==> flow/design.v <==
module MAC(
	clk,
	rst_n,
	in_valid,
	in_mode,
	in_act,
	in_wgt,
	out_act_idx,
	out_wgt_idx,
	out_idx,
    out_valid,
	out_data,
	out_finish
);
input clk, rst_n, in_valid, in_mode;
input [0:7][3:0] in_act;
input [0:8][3:0] in_wgt;
output logic [3:0] out_act_idx, out_wgt_idx, out_idx;
output logic out_valid, out_finish;
output logic [0:7][11:0] out_data;
logic cs, ns;
logic mode;
logic [3:0] cnt_reg, cnt, cnt_nxt;
logic [0:7][0:7][3:0] in;  
logic [0:9][0:9][3:0] act;  
logic [0:8][3:0] wgt;
logic [0:7][0:8][3:0] a;
logic [0:8][3:0] w;
logic [0:7][11:0] d;
logic [0:7][11:0] data;
logic [2:0] out_cnt;  
logic out_valid_nxt;
always @(*) begin
	case (cs)
	0: ns = (in_valid)? 1 : cs;
	1: ns = (out_finish)? 0 : cs;
	endcase
end
always @(posedge clk or negedge rst_n) begin
	if (~rst_n) begin
		cs <= 0;
	end else begin
		cs <= ns;
	end
end
always @(posedge clk or negedge rst_n) begin
	if (~rst_n) begin
		mode <= 0;
	end else if (in_valid) begin  
		mode <= in_mode;
	end	else begin  
		mode <= mode;
	end
end
assign out_act_idx = cnt;
assign out_wgt_idx = cnt + 1;
always @(*) begin
	if (in_valid) begin
		cnt_nxt = 0;
	end else if (cnt == 15) begin 
		cnt_nxt = 0;
	end else begin
		cnt_nxt = cnt + 1;
	end
end
always @(posedge clk or negedge rst_n) begin
	if (!rst_n) begin
		cnt <= 0;
		cnt_reg <= 0;
	end
	else begin
		cnt <= cnt_nxt;
		cnt_reg <= cnt;
	end
end
genvar i;
genvar j;
generate
	for (i = 0; i < 8; i = i + 1) begin  
		for (j = 0; j < 8; j = j + 1) begin  
			always @(posedge clk or negedge rst_n) begin
				if (~rst_n) begin
					in[i][j] <= 0;
				end else if (i == out_act_idx) begin  
					in[i][j] <= in_act[j];
				end else begin
					in[i][j] <= in[i][j];  
				end
			end
		end
	end
endgenerate
generate
	for(i = 0;i<10; i = i+1)begin
		assign act[0][i] = 0;
		assign act[9][i] = 0;
		assign act[i][0] = 0;
		assign act[i][9] = 0;
	end
	for (i = 1; i < 9; i = i + 1) begin
		for (j = 1; j < 9; j = j + 1) begin
			assign act[i][j] = in[i-1][j-1]; 
		end
	end
endgenerate
generate
	for (i = 0; i < 9; i = i + 1) begin  
		always @(posedge clk or negedge rst_n) begin  
			if (~rst_n) begin
				wgt[i] <= 0;
			end else begin
				wgt[i] <= in_wgt[i];
			end
		end
	end
endgenerate
always @(*) begin
	if (mode) begin  
		case (cnt - 2)  
		0:begin  
			for (integer n = 0; n < 8; n = n + 1) begin
				a[n][0] = act[0][n];
				a[n][1] = act[0][n + 1];
				a[n][2] = act[0][n + 2];
				a[n][3] = act[1][n];
				a[n][4] = act[1][n + 1];
				a[n][5] = act[1][n + 2];
				a[n][6] = act[2][n];
				a[n][7] = act[2][n + 1];
				a[n][8] = act[2][n + 2];
			end
		end
		1:begin  
			for (integer n = 0; n < 8; n = n + 1) begin
				a[n][0] = act[1][n];
				a[n][1] = act[1][n + 1];
				a[n][2] = act[1][n + 2];
				a[n][3] = act[2][n];
				a[n][4] = act[2][n + 1];
				a[n][5] = act[2][n + 2];
				a[n][6] = act[3][n];
				a[n][7] = act[3][n + 1];
				a[n][8] = act[3][n + 2];
			end
		end
		2:begin  
			for (integer n = 0; n < 8; n = n + 1) begin
				a[n][0] = act[2][n];
				a[n][1] = act[2][n + 1];
				a[n][2] = act[2][n + 2];
				a[n][3] = act[3][n];
				a[n][4] = act[3][n + 1];
				a[n][5] = act[3][n + 2];
				a[n][6] = act[4][n];
				a[n][7] = act[4][n + 1];
				a[n][8] = act[4][n + 2];
			end
		end
		3:begin  
			for (integer n = 0; n < 8; n = n + 1) begin
				a[n][0] = act[3][n];
				a[n][1] = act[3][n + 1];
				a[n][2] = act[3][n + 2];
				a[n][3] = act[4][n];
				a[n][4] = act[4][n + 1];
				a[n][5] = act[4][n + 2];
				a[n][6] = act[5][n];
				a[n][7] = act[5][n + 1];
				a[n][8] = act[5][n + 2];
			end
		end
		4:begin  
			for (integer n = 0; n < 8; n = n + 1) begin
				a[n][0] = act[4][n];
				a[n][1] = act[4][n + 1];
				a[n][2] = act[4][n + 2];
				a[n][3] = act[5][n];
				a[n][4] = act[5][n + 1];
				a[n][5] = act[5][n + 2];
				a[n][6] = act[6][n];
				a[n][7] = act[6][n + 1];
				a[n][8] = act[6][n + 2];
			end
		end
		5:begin  
			for (integer n = 0; n < 8; n = n + 1) begin
				a[n][0] = act[5][n];
				a[n][1] = act[5][n + 1];
				a[n][2] = act[5][n + 2];
				a[n][3] = act[6][n];
				a[n][4] = act[6][n + 1];
				a[n][5] = act[6][n + 2];
				a[n][6] = act[7][n];
				a[n][7] = act[7][n + 1];
				a[n][8] = act[7][n + 2];
			end
		end
		6:begin  
			for (integer n = 0; n < 8; n = n + 1) begin
				a[n][0] = act[6][n];
				a[n][1] = act[6][n + 1];
				a[n][2] = act[6][n + 2];
				a[n][3] = act[7][n];
				a[n][4] = act[7][n + 1];
				a[n][5] = act[7][n + 2];
				a[n][6] = act[8][n];
				a[n][7] = act[8][n + 1];
				a[n][8] = act[8][n + 2];
			end
		end
		7:begin  
			for (integer n = 0; n < 8; n = n + 1) begin
				a[n][0] = act[7][n];
				a[n][1] = act[7][n + 1];
				a[n][2] = act[7][n + 2];
				a[n][3] = act[8][n];
				a[n][4] = act[8][n + 1];
				a[n][5] = act[8][n + 2];
				a[n][6] = act[9][n];
				a[n][7] = act[9][n + 1];
				a[n][8] = act[9][n + 2];
			end
		end
		default:begin  
			for (integer n = 0; n < 8; n = n + 1) begin
				for (integer m = 0; m < 9; m = m + 1) begin
					a[n][m] = 0;
				end
			end
		end
		endcase
	end else begin  
		for (integer n = 0; n < 8; n = n + 1) begin
			for (integer m = 0; m < 9; m = m + 1) begin
				a[n][m] = act [n + 1][m + 1];
			end
		end
	end
end
generate
	for (i = 0; i < 9; i = i + 1) begin
		always @(*) begin
			w[i] = wgt[i];  
			if (~mode) begin  
				if (i == 8) begin
					w[i] = 0;
				end
			end
		end
	end
endgenerate
genvar n;
generate
	for (n = 0; n < 8; n = n + 1) begin  
		always @(*) begin
			data[n] =  a[n][0]*w[0] + a[n][1]*w[1] + a[n][2]*w[2] + a[n][3]*w[3] + a[n][4]*w[4] + a[n][5]*w[5] + a[n][6]*w[6] + a[n][7]*w[7] + a[n][8]*w[8];
		end
	end
endgenerate
generate
	for (i = 0; i < 8; i = i + 1) begin
		always @(posedge clk or negedge rst_n) begin
			if (~rst_n) begin  
				out_data[i] <= 0;
			end else begin  
				out_data[i] <= data[i];
			end
		end
	end
endgenerate
assign out_cnt = (mode)? (cnt - 2) : (cnt - 8);  
always @(*) begin
	out_valid_nxt = 0;
	if (in_valid) begin
		out_valid_nxt = 0;
	end else if (mode && cs) begin  
		out_valid_nxt = ((cnt >= 2) && (cnt <= 9));
	end else if (~mode && cs) begin  
		out_valid_nxt = ((cnt >= 8) && (cnt <= 15));
	end
end
always @(posedge clk or negedge rst_n) begin
	if (~rst_n) begin  
		out_valid <= 0;
	end else begin 
		out_valid <= out_valid_nxt;
	end 
end
always @(posedge clk or negedge rst_n) begin
	if (~rst_n) begin
		out_idx[2:0] <= 0;
	end else begin
		out_idx[2:0] <= out_cnt;  
	end
end
always @(posedge clk or negedge rst_n) begin
	if (~rst_n) begin
		out_idx[3] <= 0;
	end else begin
		out_idx[3] <= ~mode;  
	end
end
always @(posedge clk or negedge rst_n) begin
	if (~rst_n) begin
		out_finish <= 0;
	end else begin
		out_finish <= out_valid && (out_cnt == 7);  
	end
end
endmodule
# ---- Reports on MAC
# Tool output for the design above before and after an edit, in the order of the flow.
# "before" refers to lines of the RTL above, "after" to lines of the edited file.
# "delta": "after" minus "before" as printed here. "rel_change_pct": 100 x difference / "before".
# Library cell names are shortened.
# The mark -- stands for no value.
dict set report inputs {
  top_module {MAC}
  clock {clk}
  lib {sky130hd}
  lib_corner {tt_025C_1v80}
}

# ---- Diff
# Unified diff, file above to edited file.
# The edited RTL no longer does the same as the RTL above: the edit was made by script, with no optimisation intended.
# begin of diff
@@ -269,5 +269,5 @@
 	end
 endgenerate
-assign out_cnt = (mode)? (cnt - 2) : (cnt - 8);  
+assign out_cnt = (cnt - 2);  
 always @(*) begin
 	out_valid_nxt = 0;
# end of diff

# ---- Word-level counts
# Yosys after proc, flatten, opt, wreduce and memory -nomap, before mapping. Enables and synchronous resets that opt folds into registers are not counted as muxes. Memory bits, and registers merged into a memory's read port (data or address), are not among the register bits. Print and check cells are not counted. Equal cells are merged and count once.
# element before after delta rel_change_pct
set op_classes {}
lappend op_classes {cmp 4 4 0 0.00}
lappend op_classes {addsub 66 65 -1 -1.52}
lappend op_classes {n_eq 16 16 0 0.00}
lappend op_classes {bitwise 2 2 0 0.00}
lappend op_classes {n_mul 71 71 0 0.00}
lappend op_classes {n_mux 105 104 -1 -0.95}
lappend op_classes {reduce_and_logical 7 7 0 0.00}
# operator before after delta rel_change_pct
set op_table {}
lappend op_table {{2-to-1 mux 3 bit} 1 0 -1 -100.00}
lappend op_table {{subtractor 3 x 1 -> 3 bit with constant B} 1 0 -1 -100.00}
# Operator kinds equal on both sides are left out: 28.
# element before after delta rel_change_pct
set bits {}
lappend bits {inputBits 72 72 0 0.00}
lappend bits {regBits 400 400 0 0.00}
lappend bits {wordCells 359 357 -2 -0.56}
lappend bits {out_inout_bits 110 110 0 0.00}

# ---- Depth
# Yosys ltp: most cells in a row. Word level: on the elaborated netlist, between registers, memories and ports. Mapped: between sequential cells and ports; inverters and the memories' decode and read muxes count.
# element before after delta rel_change_pct
set depth {}
lappend depth {ltp_word 13 13 0 0.00}
lappend depth {abc_area 0 0 -- --}
lappend depth {ltp_mapped 35 36 1 2.86}
lappend depth {depth_no_buf 29 29 0 0.00}

# ---- After synthesis
# The flow's flattened synthesis, as Yosys stat reports it; memories are mapped. The netlist is that of the ABC_AREA named above (0 if unset); the other value can give another one.
# cell_type before after delta rel_change_pct
set by_type {}
lappend by_type {o21ai_0 279 378 99 35.48}
lappend by_type {nor3b_1 256 166 -90 -35.16}
lappend by_type {or3b_2 64 32 -32 -50.00}
lappend by_type {nand3_1 240 217 -23 -9.58}
lappend by_type {a21oi_1 24 47 23 95.83}
lappend by_type {nor2_1 279 301 22 7.89}
lappend by_type {buf_2 101 80 -21 -20.79}
lappend by_type {a22oi_1 116 97 -19 -16.38}
lappend by_type {a222oi_1 38 57 19 50.00}
lappend by_type {and3_1 310 293 -17 -5.48}
lappend by_type {o211ai_1 19 35 16 84.21}
lappend by_type {a2111oi_0 29 14 -15 -51.72}
lappend by_type {o2111ai_1 5 20 15 300.00}
lappend by_type {nand2b_1 3 16 13 433.33}
lappend by_type {a32oi_1 0 13 13 --}
lappend by_type {nor2b_1 40 50 10 25.00}
lappend by_type {a221oi_1 24 14 -10 -41.67}
lappend by_type {clkbuf_1 226 233 7 3.10}
# Cell types equal on both sides are left out: 15.
# Not every row of either side is listed.
# element before after delta rel_change_pct
set mapped {}
lappend mapped {seq_area_um2 10009.6 10009.6 0.0 0.00}
lappend mapped {synth_area_um2 62009.5 62018.2 8.7 0.01}
lappend mapped {cells 6408 6448 40 0.62}
lappend mapped {flip_flops 400 400 0 0.00}
lappend mapped {buffers 402 396 -6 -1.49}

# ---- Worst setup path after synthesis
# Path of least setup slack by OpenSTA after synthesis, without wires, with an ideal clock, recovery checks aside; 20% of the period is set as input and as output delay. Where synthesis merged equal registers, the netlist keeps one of their names.
# element before after delta rel_change_pct
set synth_path {}
lappend synth_path {path_kind {register to register} {register to register} -- --}
lappend synth_path {from {register cnt[1]} {register cnt[1]} -- --}
lappend synth_path {to {register out_data} {register out_data} -- --}
lappend synth_path {arrival_ns 8.043 8.205 0.162 2.01}
lappend synth_path {setup_slack_ns 0.253 0.115 -0.138 --}
lappend synth_path {setup_ns 0.104 0.080 -0.024 --}
lappend synth_path {launch_ns 0.000 0.000 0.000 --}
lappend synth_path {path_buffers 6 4 -2 -33.33}
lappend synth_path {tclk_ns 8.4 8.4 0.0 0.00}
lappend synth_path {path_delay_ns 8.147 8.285 0.138 1.69}
lappend synth_path {t_required_ns 8.296 8.320 0.024 0.29}
lappend synth_path {stages 35 32 -3 -8.57}
lappend synth_path {period_less_setup_slack_ns 8.147 8.285 0.138 1.69}
# "path_delay_ns" is the arrival time less input delay plus setup time.
# "stages" counts driving pins, that of a launching flip-flop among them; a cell with two outputs on the path counts twice.
# "period_less_setup_slack_ns" is the clock period less the worst setup slack; recovery checks do not enter. This is arithmetic on one report: input and output delays are still those of the set period (20% each).
# An end named without its bit number is one bit of that signal or, where synthesis recoded a state register, one of its new flip-flops.
# The rows between start and end are the longest chain of elaborated cells between them; the timing report does not say that the signal goes this way. Where chains are equally long, one stands for them.
# Each line given opens the expression or statement behind the cell; cells for indexed reads and writes are added by Yosys, which also makes memories of some case tables.
dict set report synth_via_before {
  cell_sequence {dfrtp_1 -> inv_1 -> ha_1 -> ha_1 -> and3b_1 -> buf_2 -> and2_1 -> buf_2 -> buf_6 -> buf_6 -> buf_2 -> a22oi_1 -> and3_1 -> buf_2 -> o21ai_0 -> fa_1 -> inv_1 -> fa_1 -> inv_1 -> fa_1 -> fa_1 -> inv_1 -> fa_1 -> fa_1 -> fa_1 -> inv_1 -> ha_1 -> ha_1 -> inv_1 -> fa_1 -> nor2b_1 -> o21ai_0 -> a21oi_1 -> o21ai_0 -> a221oi_1}
  elab_chain_len 13
}
# element line
set synth_lines_before {}
lappend synth_lines_before {{start, declared} 23} ;# logic [3:0] cnt_reg, cnt, cnt_nxt;
lappend synth_lines_before {{start, assigned} 68} ;# cnt <= 0;
lappend synth_lines_before {{start, assigned} 72} ;# cnt <= cnt_nxt;
lappend synth_lines_before {{subtractor 4 x 2 -> 5 bit} 119} ;# case (cnt - 2)
lappend synth_lines_before {{== test 32 x 3 -> 1 bit} 119}
lappend synth_lines_before {{parallel mux 4 bit (select 7 bit)} 119}
lappend synth_lines_before {{2-to-1 mux 4 bit} 118} ;# if (mode) begin
lappend synth_lines_before {{multiplier 4 x 4 -> 8 bit} 256} ;# data[n] = a[n][0]*w[0] + a[n][1]*w[1] + a[n][2]*w[2] + a[n][3]*w[3] + a[n][4]*w[4] + a[n][5]*w[5] + a[n][6]*w[ ...
lappend synth_lines_before {{adder 8 x 8 -> 9 bit} 256}
lappend synth_lines_before {{adder 9 x 8 -> 10 bit} 256}
lappend synth_lines_before {{adder 10 x 8 -> 11 bit} 256}
lappend synth_lines_before {{adder 11 x 8 -> 12 bit} 256}
lappend synth_lines_before {{adder 12 x 8 -> 12 bit (4 in a row)} 256}
lappend synth_lines_before {{end, assigned} 264} ;# out_data[i] <= 0;
lappend synth_lines_before {{end, assigned} 266} ;# out_data[i] <= data[i];
lappend synth_lines_before {{end, declared} 20} ;# output logic [0:7][11:0] out_data;
dict set report synth_via_after {
  cell_sequence {dfrtp_1 -> inv_1 -> ha_1 -> ha_1 -> buf_2 -> o31ai_4 -> nor3_4 -> buf_2 -> buf_2 -> a222oi_1 -> and3_1 -> buf_2 -> or2_2 -> fa_1 -> fa_1 -> inv_1 -> fa_1 -> inv_1 -> fa_1 -> fa_1 -> inv_1 -> fa_1 -> fa_1 -> inv_1 -> fa_1 -> inv_1 -> ha_1 -> nor2b_1 -> o21ai_0 -> nand2b_1 -> a311oi_1 -> xnor2_1}
  elab_chain_len 13
}
# element line
set synth_lines_after {}
lappend synth_lines_after {{start, declared} 23} ;# logic [3:0] cnt_reg, cnt, cnt_nxt;
lappend synth_lines_after {{start, assigned} 68} ;# cnt <= 0;
lappend synth_lines_after {{start, assigned} 72} ;# cnt <= cnt_nxt;
lappend synth_lines_after {{subtractor 4 x 2 -> 5 bit} 119} ;# case (cnt - 2)
lappend synth_lines_after {{== test 32 x 3 -> 1 bit} 119}
lappend synth_lines_after {{parallel mux 4 bit (select 7 bit)} 119}
lappend synth_lines_after {{2-to-1 mux 4 bit} 118} ;# if (mode) begin
lappend synth_lines_after {{multiplier 4 x 4 -> 8 bit} 256} ;# data[n] = a[n][0]*w[0] + a[n][1]*w[1] + a[n][2]*w[2] + a[n][3]*w[3] + a[n][4]*w[4] + a[n][5]*w[5] + a[n][6]*w[ ...
lappend synth_lines_after {{adder 8 x 8 -> 9 bit} 256}
lappend synth_lines_after {{adder 9 x 8 -> 10 bit} 256}
lappend synth_lines_after {{adder 10 x 8 -> 11 bit} 256}
lappend synth_lines_after {{adder 11 x 8 -> 12 bit} 256}
lappend synth_lines_after {{adder 12 x 8 -> 12 bit (4 in a row)} 256}
lappend synth_lines_after {{end, assigned} 264} ;# out_data[i] <= 0;
lappend synth_lines_after {{end, assigned} 266} ;# out_data[i] <= data[i];
lappend synth_lines_after {{end, declared} 20} ;# output logic [0:7][11:0] out_data;

# ---- Worst path after layout
# Path of least setup slack in the final report of the runs of pair A (OpenROAD, finished layout, wires in). Where an end is a register, its clock arrival counts in the times.
# element before after delta rel_change_pct
set layout_path {}
lappend layout_path {path_kind {register to register} {register to register} -- --}
lappend layout_path {from {register cnt[1]} {register cnt[2]} -- --}
lappend layout_path {to {register out_data} {register out_data} -- --}
lappend layout_path {path_buffers 6 3 -3 -50.00}
lappend layout_path {launch_ns 0.73 0.71 -0.02 -2.74}
lappend layout_path {stages 29 29 0 0.00}
lappend layout_path {arrival_ns 8.76 8.81 0.05 0.57}
lappend layout_path {setup_slack_ns 0.16 0.11 -0.05 --}
lappend layout_path {setup_ns 0.10 0.08 -0.02 --}
lappend layout_path {t_required_ns 8.92 8.92 0.00 0.00}
lappend layout_path {tclk_ns 8.33 8.33 0.00 0.00}
# An end named without its bit number is one bit of that signal or, where synthesis recoded a state register, one of its new flip-flops.
# The rows between start and end are the longest chain of elaborated cells between them; the timing report does not say that the signal goes this way. Where chains are equally long, one stands for them.
dict set report layout_via_before {
  cell_sequence {dfrtp_1 -> inv_1 -> ha_2 -> ha_4 -> o311a_4 -> and2_1 -> buf_12 -> buf_12 -> a221oi_1 -> and3_1 -> buf_12 -> buf_4 -> nor3b_1 -> fa_1 -> inv_1 -> fa_1 -> inv_1 -> fa_1 -> fa_1 -> fa_1 -> fa_1 -> fa_1 -> fa_1 -> ha_4 -> nor2b_2 -> o31a_1 -> buf_4 -> buf_4 -> a21oi_1}
  elab_chain_len 12
}
# element line
set layout_lines_before {}
lappend layout_lines_before {{start, declared} 23} ;# logic [3:0] cnt_reg, cnt, cnt_nxt;
lappend layout_lines_before {{start, assigned} 68} ;# cnt <= 0;
lappend layout_lines_before {{start, assigned} 72} ;# cnt <= cnt_nxt;
lappend layout_lines_before {{subtractor 4 x 2 -> 5 bit} 119} ;# case (cnt - 2)
lappend layout_lines_before {{== test 32 x 3 -> 1 bit} 119}
lappend layout_lines_before {{parallel mux 4 bit (select 7 bit)} 119}
lappend layout_lines_before {{2-to-1 mux 4 bit} 118} ;# if (mode) begin
lappend layout_lines_before {{multiplier 4 x 4 -> 8 bit} 256} ;# data[n] = a[n][0]*w[0] + a[n][1]*w[1] + a[n][2]*w[2] + a[n][3]*w[3] + a[n][4]*w[4] + a[n][5]*w[5] + a[n][6]*w[ ...
lappend layout_lines_before {{adder 8 x 8 -> 9 bit} 256}
lappend layout_lines_before {{adder 9 x 8 -> 10 bit} 256}
lappend layout_lines_before {{adder 10 x 8 -> 11 bit} 256}
lappend layout_lines_before {{adder 11 x 8 -> 12 bit} 256}
lappend layout_lines_before {{adder 12 x 8 -> 12 bit (3 in a row)} 256}
lappend layout_lines_before {{end, assigned} 264} ;# out_data[i] <= 0;
lappend layout_lines_before {{end, assigned} 266} ;# out_data[i] <= data[i];
lappend layout_lines_before {{end, declared} 20} ;# output logic [0:7][11:0] out_data;
dict set report layout_via_after {
  cell_sequence {dfrtp_1 -> inv_1 -> ha_4 -> ha_4 -> o31a_1 -> buf_4 -> and3_4 -> buf_12 -> buf_4 -> and2_1 -> or4_4 -> o211ai_1 -> fa_1 -> fa_1 -> fa_1 -> fa_1 -> inv_1 -> fa_1 -> fa_1 -> fa_1 -> inv_1 -> fa_1 -> inv_1 -> ha_2 -> nor2b_1 -> o21ai_0 -> nand2b_1 -> a311oi_2 -> xnor2_1}
  elab_chain_len 13
}
# element line
set layout_lines_after {}
lappend layout_lines_after {{start, declared} 23} ;# logic [3:0] cnt_reg, cnt, cnt_nxt;
lappend layout_lines_after {{start, assigned} 68} ;# cnt <= 0;
lappend layout_lines_after {{start, assigned} 72} ;# cnt <= cnt_nxt;
lappend layout_lines_after {{subtractor 4 x 2 -> 5 bit} 119} ;# case (cnt - 2)
lappend layout_lines_after {{== test 32 x 3 -> 1 bit} 119}
lappend layout_lines_after {{parallel mux 4 bit (select 7 bit)} 119}
lappend layout_lines_after {{2-to-1 mux 4 bit} 118} ;# if (mode) begin
lappend layout_lines_after {{multiplier 4 x 4 -> 8 bit} 256} ;# data[n] = a[n][0]*w[0] + a[n][1]*w[1] + a[n][2]*w[2] + a[n][3]*w[3] + a[n][4]*w[4] + a[n][5]*w[5] + a[n][6]*w[ ...
lappend layout_lines_after {{adder 8 x 8 -> 9 bit} 256}
lappend layout_lines_after {{adder 9 x 8 -> 10 bit} 256}
lappend layout_lines_after {{adder 10 x 8 -> 11 bit} 256}
lappend layout_lines_after {{adder 11 x 8 -> 12 bit} 256}
lappend layout_lines_after {{adder 12 x 8 -> 12 bit (4 in a row)} 256}
lappend layout_lines_after {{end, assigned} 264} ;# out_data[i] <= 0;
lappend layout_lines_after {{end, assigned} 266} ;# out_data[i] <= data[i];
lappend layout_lines_after {{end, declared} 20} ;# output logic [0:7][11:0] out_data;

# ---- Flow runs
# Runs of the flow (Yosys, OpenROAD) on both versions; the two runs of a pair have the same settings. The constraints put input and output delay at 20% of the set period each and load the outputs with 0.01 pF.
dict set report flow_settings_pair_A {
  period_ns 8.33
  CAP_MARGIN 20
  CORE_MARGIN 2
  CORE_UTILIZATION 40
  SLEW_MARGIN 20
}
# element before after delta rel_change_pct
set measured_pair_A {}
lappend measured_pair_A {die_um2 158189.0 158213.0 24.0 0.02}
lappend measured_pair_A {final_cell_area_um2 72570.9 72006.6 -564.3 -0.78}
lappend measured_pair_A {fin_tns_ns 0.000 0.000 0.000 --}
lappend measured_pair_A {post_synth_area_um2 62009.5 62018.2 8.7 0.01}
lappend measured_pair_A {layout_utilization_pct 47.1 46.7 -0.4 --}
lappend measured_pair_A {worstSetupSlack_ns 0.161 0.109 -0.052 --}
lappend measured_pair_A {timing.achieved_period_ns 8.169 8.221 0.052 0.64}
lappend measured_pair_A {fin_hold_ws_ns 0.457 0.464 0.007 --}
dict set report flow_settings_pair_B {
  CELL_PAD_IN_SITES_DETAIL_PLACEMENT 0
  CELL_PAD_IN_SITES_GLOBAL_PLACEMENT 2
  CORE_MARGIN 8
  CORE_UTILIZATION 51
  CTS_CLUSTER_DIAMETER 20
  PLACE_DENSITY_LB_ADDON 0.03
  SETUP_SLACK_MARGIN 1.0
  SLEW_MARGIN 30
  period_ns 8.31
  CAP_MARGIN 20
}
# element before after delta rel_change_pct
set measured_pair_B {}
lappend measured_pair_B {die_um2 133002.0 133021.0 19.0 0.01}
lappend measured_pair_B {final_cell_area_um2 77374.2 77621.9 247.7 0.32}
lappend measured_pair_B {fin_tns_ns 0.000 0.000 0.000 --}
lappend measured_pair_B {post_synth_area_um2 62009.5 62018.2 8.7 0.01}
lappend measured_pair_B {layout_utilization_pct 63.8 64.0 0.2 --}
lappend measured_pair_B {worstSetupSlack_ns 0.164 0.294 0.130 --}
lappend measured_pair_B {timing.achieved_period_ns 8.146 8.016 -0.130 -1.60}
lappend measured_pair_B {fin_hold_ws_ns 0.487 0.472 -0.015 --}
# "timing.achieved_period_ns" = clock period - worst setup slack. The figure is calculated, with input and output delays left at 20% of the set period.
